==> flow/design.v <==
module sdram_controller (
    wr_addr,
    wr_data,
    wr_enable,
    rd_addr,
    rd_data,
    rd_ready,
    rd_enable,
    busy, rst_n, clk,
    addr, bank_addr, data_in, data_out, data_oe, clock_enable, cs_n, ras_n, cas_n, we_n,
    data_mask_low, data_mask_high
);
parameter ROW_WIDTH = 13;
parameter COL_WIDTH = 9;
parameter BANK_WIDTH = 2;
parameter SDRADDR_WIDTH = ROW_WIDTH > COL_WIDTH ? ROW_WIDTH : COL_WIDTH;
parameter HADDR_WIDTH = BANK_WIDTH + ROW_WIDTH + COL_WIDTH;
parameter CLK_FREQUENCY = 133;   
parameter REFRESH_TIME =  32;    
parameter REFRESH_COUNT = 8192;  
localparam CYCLES_BETWEEN_REFRESH = ( CLK_FREQUENCY
                                      * 1_000
                                      * REFRESH_TIME
                                    ) / REFRESH_COUNT;
localparam IDLE      = 5'b00000;
localparam INIT_NOP1 = 5'b01000,
           INIT_PRE1 = 5'b01001,
           INIT_NOP1_1=5'b00101,
           INIT_REF1 = 5'b01010,
           INIT_NOP2 = 5'b01011,
           INIT_REF2 = 5'b01100,
           INIT_NOP3 = 5'b01101,
           INIT_LOAD = 5'b01110,
           INIT_NOP4 = 5'b01111;
localparam REF_PRE  =  5'b00001,
           REF_NOP1 =  5'b00010,
           REF_REF  =  5'b00011,
           REF_NOP2 =  5'b00100;
localparam READ_ACT  = 5'b10000,
           READ_NOP1 = 5'b10001,
           READ_CAS  = 5'b10010,
           READ_NOP2 = 5'b10011,
           READ_READ = 5'b10100;
localparam WRIT_ACT  = 5'b11000,
           WRIT_NOP1 = 5'b11001,
           WRIT_CAS  = 5'b11010,
           WRIT_NOP2 = 5'b11011;
localparam CMD_PALL = 8'b10010001,
           CMD_REF  = 8'b10001000,
           CMD_NOP  = 8'b10111000,
           CMD_MRS  = 8'b10000000,
           CMD_BACT = 8'b10011000,
           CMD_READ = 8'b10101001,
           CMD_WRIT = 8'b10100001;
input  [HADDR_WIDTH-1:0]   wr_addr;
input  [15:0]              wr_data;
input                      wr_enable;
input  [HADDR_WIDTH-1:0]   rd_addr;
output [15:0]              rd_data;
input                      rd_enable;
output                     rd_ready;
output                     busy;
input                      rst_n;
input                      clk;
output [SDRADDR_WIDTH-1:0] addr;
output [BANK_WIDTH-1:0]    bank_addr;
input  [15:0]              data_in;
output [15:0]              data_out;
output                     data_oe;
output                     clock_enable;
output                     cs_n;
output                     ras_n;
output                     cas_n;
output                     we_n;
output                     data_mask_low;
output                     data_mask_high;
reg  [HADDR_WIDTH-1:0]   haddr_r;
reg  [15:0]              wr_data_r;
reg  [15:0]              rd_data_r;
reg                      busy;
reg                      data_mask_low_r;
reg                      data_mask_high_r;
reg [SDRADDR_WIDTH-1:0]  addr_r;
reg [BANK_WIDTH-1:0]     bank_addr_r;
reg                      rd_ready_r;
wire                     data_mask_low, data_mask_high;
assign data_mask_high = data_mask_high_r;
assign data_mask_low  = data_mask_low_r;
assign rd_data        = rd_data_r;
reg [3:0] state_cnt;
reg [9:0] refresh_cnt;
reg [7:0] command;
reg [4:0] state;
reg [7:0] command_nxt;
reg [3:0] state_cnt_nxt;
reg [4:0] next;
assign {clock_enable, cs_n, ras_n, cas_n, we_n} = command[7:3];
assign bank_addr      = (state[4]) ? bank_addr_r : command[2:1];
assign addr           = (state[4] | state == INIT_LOAD) ? addr_r : { {SDRADDR_WIDTH-11{1'b0}}, command[0], 10'd0 };
assign data_out = wr_data_r;
assign data_oe  = (state == WRIT_CAS);
assign rd_ready = rd_ready_r;
always @ (posedge clk)
  if (~rst_n)
    begin
    state <= INIT_NOP1;
    command <= CMD_NOP;
    state_cnt <= 4'hf;
    haddr_r <= {HADDR_WIDTH{1'b0}};
    wr_data_r <= 16'b0;
    rd_data_r <= 16'b0;
    busy <= 1'b0;
    end
  else
    begin
    state <= next;
    command <= command_nxt;
    if (!state_cnt)
      state_cnt <= state_cnt_nxt;
    else
      state_cnt <= state_cnt - 1'b1;
    if (wr_enable)
      wr_data_r <= wr_data;
    if (state == READ_READ)
      begin
      rd_data_r <= data_in;
      rd_ready_r <= 1'b1;
      end
    else
      rd_ready_r <= 1'b0;
    busy <= state[4];
    if (rd_enable)
      haddr_r <= rd_addr;
    else if (wr_enable)
      haddr_r <= wr_addr;
    end
always @ (posedge clk)
 if (~rst_n)
   refresh_cnt <= 10'b0;
 else
   if (state == REF_NOP2)
     refresh_cnt <= 10'b0;
   else
     refresh_cnt <= refresh_cnt + 1'b1;
always @*
begin
    if (state[4])
      {data_mask_low_r, data_mask_high_r} = 2'b00;
    else
      {data_mask_low_r, data_mask_high_r} = 2'b11;
   bank_addr_r = 2'b00;
   addr_r = {SDRADDR_WIDTH{1'b0}};
   if (state == READ_ACT | state == WRIT_ACT)
     begin
     bank_addr_r = haddr_r[HADDR_WIDTH-1:HADDR_WIDTH-(BANK_WIDTH)];
     addr_r = haddr_r[HADDR_WIDTH-(BANK_WIDTH+1):HADDR_WIDTH-(BANK_WIDTH+ROW_WIDTH)];
     end
   else if (state == READ_CAS | state == WRIT_CAS)
     begin
     bank_addr_r = haddr_r[HADDR_WIDTH-1:HADDR_WIDTH-(BANK_WIDTH)];
     addr_r = {
               {SDRADDR_WIDTH-(11){1'b0}},
               1'b1,                        
               {10-COL_WIDTH{1'b0}},
               haddr_r[COL_WIDTH-1:0]
              };
     end
   else if (state == INIT_LOAD)
     begin
     addr_r = {{SDRADDR_WIDTH-10{1'b0}}, 10'b1000110000};
     end
end
always @*
begin
   state_cnt_nxt = 4'd0;
   command_nxt = CMD_NOP;
   if (state == IDLE)
        if (refresh_cnt >= CYCLES_BETWEEN_REFRESH)
          begin
          next = REF_PRE;
          command_nxt = CMD_PALL;
          end
        else if (rd_enable)
          begin
          next = READ_ACT;
          command_nxt = CMD_BACT;
          end
        else if (wr_enable)
          begin
          next = WRIT_ACT;
          command_nxt = CMD_BACT;
          end
        else
          begin
          next = IDLE;
          end
    else
      if (!state_cnt)
        case (state)
          INIT_NOP1:
            begin
            next = INIT_PRE1;
            command_nxt = CMD_PALL;
            end
          INIT_PRE1:
            begin
            next = INIT_NOP1_1;
            end
          INIT_NOP1_1:
            begin
            next = INIT_REF1;
            command_nxt = CMD_REF;
            end
          INIT_REF1:
            begin
            next = INIT_NOP2;
            state_cnt_nxt = 4'd7;
            end
          INIT_NOP2:
            begin
            next = INIT_REF2;
            command_nxt = CMD_REF;
            end
          INIT_REF2:
            begin
            next = INIT_NOP3;
            state_cnt_nxt = 4'd7;
            end
          INIT_NOP3:
            begin
            next = INIT_LOAD;
            command_nxt = CMD_MRS;
            end
          INIT_LOAD:
            begin
            next = INIT_NOP4;
            state_cnt_nxt = 4'd1;
            end
          REF_PRE:
            begin
            next = REF_NOP1;
            end
          REF_NOP1:
            begin
            next = REF_REF;
            command_nxt = CMD_REF;
            end
          REF_REF:
            begin
            next = REF_NOP2;
            state_cnt_nxt = 4'd7;
            end
          WRIT_ACT:
            begin
            next = WRIT_NOP1;
            state_cnt_nxt = 4'd1;
            end
          WRIT_NOP1:
            begin
            next = WRIT_CAS;
            command_nxt = CMD_WRIT;
            end
          WRIT_CAS:
            begin
            next = WRIT_NOP2;
            state_cnt_nxt = 4'd1;
            end
          READ_ACT:
            begin
            next = READ_NOP1;
            state_cnt_nxt = 4'd1;
            end
          READ_NOP1:
            begin
            next = READ_CAS;
            command_nxt = CMD_READ;
            end
          READ_CAS:
            begin
            next = READ_NOP2;
            state_cnt_nxt = 4'd1;
            end
          READ_NOP2:
            begin
            next = READ_READ;
            end
          default:
            begin
            next = IDLE;
            end
          endcase
      else
        begin
        next = state;
        command_nxt = command;
        end
end
endmodule
==> From RTL to reports: sdram_controller <==
What the tools print for sdram_controller, step after step.
Line numbers count from 1 in the design file above.
Operators: Yosys type, input widths -> output width; for muxes data width and select width s.
Library cell names are shortened.
{ "setup": {"top": "sdram_controller", "clk_port": "clk", "lib": "sky130hd", "lib_corner": "tt_025C_1v80"} }

==> Elaborated design <==
Source: Yosys, flattened and elaborated, memories not mapped. Widths are those after wreduce. Print and check cells do not count. Equal cells are merged and count once.
Memory sizes are those after Yosys's memory passes, which may raise the word count (mostly to a power of two), join words into wider ones and drop unused or constant bits.
{ "bits": {"regBits": 85, "mem_bits_ro": 384, "clocked_rd_ports_x_width": 12, "n_memories": 1, "in_bits": 84, "elab_cells": 54} }
{ "mem_list": {"columns": ["name", "words", "width", "read_ports", "write_ports", "line", "source"], "rows": [
  ["(no name shown)", 32, 12, 1, 0, 199, "case (state)"]
]} }
{ "op_classes": {"add_sub_neg": 2, "compare": 1, "eq_ne": 7, "muxes": 25, "n_logic": 4, "reduce_and_logical": 5} }
{ "ops": {"columns": ["operator", "count"], "rows": [
  ["$mux 24", 2],
  ["$mux 5", 7],
  ["$mux 13", 2],
  ["$eq 5x5->1 const B", 5],
  ["$mux 6", 3],
  ["$mux 8", 2],
  ["$mux 11", 1],
  ["$add 10x1->10 const B", 1],
  ["$ge 10x10->1 const B", 1],
  ["$mux 10", 1],
  ["$mux 4", 2],
  ["$mux 2", 4],
  ["$eq 5x3->1 const B", 1],
  ["$eq 5x4->1 const B", 1],
  ["$logic_not 5->1", 1],
  ["$reduce_bool 2->1", 2],
  ["$sub 4x1->4 const B", 1],
  ["$logic_not 4->1", 1],
  ["$or 1x1->1", 3],
  ["$reduce_or 2->1", 1],
  ["$not 1->1", 1],
  ["$mux 1", 1]
]} }

==> Logic depth <==
Longest topological path by Yosys (ltp), each cell counted once; first at word level (registers and memories cut), then after technology mapping (sequential cells cut; the memories' decode and read muxes count).
{ "depth": {"ltp_word": 6, "ABC_AREA": 0, "depth_mapped": 11, "ltp_nobuf": 10} }

==> Netlist <==
The flow's flattened synthesis, as Yosys stat reports it; memories are mapped. The netlist is that of the ABC_AREA named above (0 if unset); the other value can give another one.
{ "synth_totals": {"stdcells": 494, "area_um2": 4209.0, "sequential_area_um2": 1851.8, "ff_cells": 92, "buf_cells": 32} }
{ "by_type": {"columns": ["cell_type", "count"], "rows": [
  ["dfxtp_1", 91],
  ["mux2i_1", 53],
  ["nor2_1", 94],
  ["a21oi_1", 48],
  ["nand2_1", 53],
  ["ha_1", 10],
  ["and3_1", 12],
  ["nand3_1", 15],
  ["clkbuf_1", 18],
  ["xnor2_1", 5],
  ["a311o_1", 4],
  ["inv_1", 10],
  ["buf_4", 4],
  ["edfxtp_1", 1],
  ["o21ai_0", 6],
  ["xor2_1", 3],
  ["and2_1", 4],
  ["nor3_1", 5]
]} }
Not listed: further types 40, cells in them 58.

==> Worst setup path after synthesis <==
OpenSTA on the mapped netlist: ideal clock, no wires. The path of least setup slack (recovery checks aside). Input and output delay are each 20% of the period. Register names are those of the netlist, which keeps one name where synthesis merged equal registers.
{ "synth_timing": {"kind": "input-to-reg", "startpoint": "input port rst_n", "endpoint": "register (no name shown)", "tclk_ns": 7.5, "input_delay_ns": 1.500, "setup_ns": 0.116, "t_first_pin_ns": 1.500, "arrival_ns": 3.280, "required_ns": 7.384, "slack_ns": 4.104, "delay_ns": 1.896, "driving_pins": 8, "path_buffers": 1, "synth_period_reached_ns": 3.396} }
"delay_ns" = arrival - input delay + setup time.
"driving_pins" counts driving pins, that of a launching flip-flop among them; a cell with two outputs on the path counts twice.
"synth_period_reached_ns" is the clock period less the worst setup slack; recovery checks do not enter. This is arithmetic on one report: input and output delays are still those of the set period (20% each).
{ "synth_between": {"path_cell_list": "clkbuf_1 inv_2 nor3_1 inv_1 ha_1 nor2b_1 or3_1 and3_1"} }
{ "synth_lines": {"columns": ["element", "line", "source"], "rows": [
  ["from (decl)", 63, "input                      rst_n;"]
]} }
No chain of elaborated cells between the ends is given.

==> Path in the finished layout <==
From the final timing report of run B: the path of least setup slack in the routed layout; clock arrival at registers is part of the times.
{ "layout_timing": {"kind": "input-to-reg", "startpoint": "input port rst_n", "endpoint": "register (no name shown)", "tclk_ns": 7.31, "input_delay_ns": 1.46, "setup_ns": 0.10, "t_first_pin_ns": 1.46, "arrival_ns": 4.30, "required_ns": 7.56, "slack_ns": 3.26, "driving_pins": 9, "path_buffers": 2} }
{ "layout_between": {"path_cell_list": "clkdlybuf4s50_1 clkbuf_1 inv_2 nor3_1 inv_1 ha_1 nor2b_1 or3_1 and3_1"} }
{ "layout_lines": {"columns": ["element", "line", "source"], "rows": [
  ["from (decl)", 63, "input                      rst_n;"]
]} }
No chain of elaborated cells between the ends is given.

Wiki page: sdram_controller / flow data

sdram_controller through Yosys and OpenROAD on sky130hd: 2 stored runs, unordered, with their settings and measured results. The constraints put input and output delay at 20% of the set period each and load the outputs with 0.01 pF.
"period_less_ws_ns" = clock period - worst setup slack. The figure is calculated, with input and output delays left at 20% of the set period.
"critical_path_time_ns": the worst setup path's part of the clock period (all of it between registers, 20% less for each end at a port) less its slack. A launch clock that arrives late makes it longer, a capture clock that arrives late makes it shorter.

Run A
==> flow/run.sh <==
#!/bin/bash
# the make line also repeats the synthesis and layout settings of config.mk as NAME=value (left out here)
make -C /OpenROAD-flow-scripts/flow DESIGN_CONFIG=/design/flow/config.mk WORK_HOME=/design/flow/orfs CLKGATE_MAP_FILE= finish
==> flow/config.mk <==
export PLATFORM = sky130hd
export DESIGN_NAME = sdram_controller
export DESIGN_NICKNAME = sdram_controller
export VERILOG_FILES = /design/flow/design.v
export SDC_FILE = /design/flow/constraint.sdc
export NUM_CORES = 4
export LEC_CHECK = 0
export CAP_MARGIN = 20
export CELL_PAD_IN_SITES_DETAIL_PLACEMENT = 2
export CELL_PAD_IN_SITES_GLOBAL_PLACEMENT = 3
export CORE_ASPECT_RATIO = 0.85
export CORE_MARGIN = 3
export CORE_UTILIZATION = 54
export CTS_CLUSTER_DIAMETER = 230
export CTS_CLUSTER_SIZE = 83
export GPL_TIMING_DRIVEN = 1
export HOLD_SLACK_MARGIN = 0.05
export MAX_ROUTING_LAYER = met5
export MIN_ROUTING_LAYER = met1
export PLACE_DENSITY_LB_ADDON = 0.12
export SETUP_SLACK_MARGIN = -0.26
export SLEW_MARGIN = 10
export TNS_END_PERCENT = 60
==> flow/constraint.sdc <==
create_clock -name core_clock -period 4.09 [get_ports {clk}]
set_input_delay 0.8180 -clock core_clock [delete_from_list [all_inputs] [get_ports {clk}]]
set_output_delay 0.8180 -clock core_clock [all_outputs]
set_load 0.01 [all_outputs]

==> results of run A, as JSON <==
{
  "outcome": "no final report: placement broke off with FLW-0024"
}

Run B
==> flow/run.sh <==
#!/bin/bash
# the make line also repeats the synthesis and layout settings of config.mk as NAME=value (left out here)
make -C /OpenROAD-flow-scripts/flow DESIGN_CONFIG=/design/flow/config.mk WORK_HOME=/design/flow/orfs CLKGATE_MAP_FILE= finish
==> flow/config.mk <==
export PLATFORM = sky130hd
export DESIGN_NAME = sdram_controller
export DESIGN_NICKNAME = sdram_controller
export VERILOG_FILES = /design/flow/design.v
export SDC_FILE = /design/flow/constraint.sdc
export NUM_CORES = 4
export LEC_CHECK = 0
export CAP_MARGIN = 20
export CORE_ASPECT_RATIO = 1.16
export CORE_MARGIN = 2
export CORE_UTILIZATION = 56
export CTS_CLUSTER_DIAMETER = 211
export GPL_TIMING_DRIVEN = 0
export PLACE_DENSITY_LB_ADDON = 0.07
export SLEW_MARGIN = 20
export TNS_END_PERCENT = 65
==> flow/constraint.sdc <==
create_clock -name core_clock -period 7.31 [get_ports {clk}]
set_input_delay 1.4620 -clock core_clock [delete_from_list [all_inputs] [get_ports {clk}]]
set_output_delay 1.4620 -clock core_clock [all_outputs]
set_load 0.01 [all_outputs]

==> results of run B, as JSON <==
{
  "setup_tns_ns": 0.000,
  "period_less_ws_ns": 4.046,
  "fin_util_frac": 0.796,
  "final_cell_area_um2": 5891.9,
  "design.die.area_um2": 8227.7,
  "setup_ws_ns": 3.264,
  "critical_path_time_ns": 2.58,
  "critical_path_type": "input-to-reg",
  "synthArea_um2": 4209.0
}
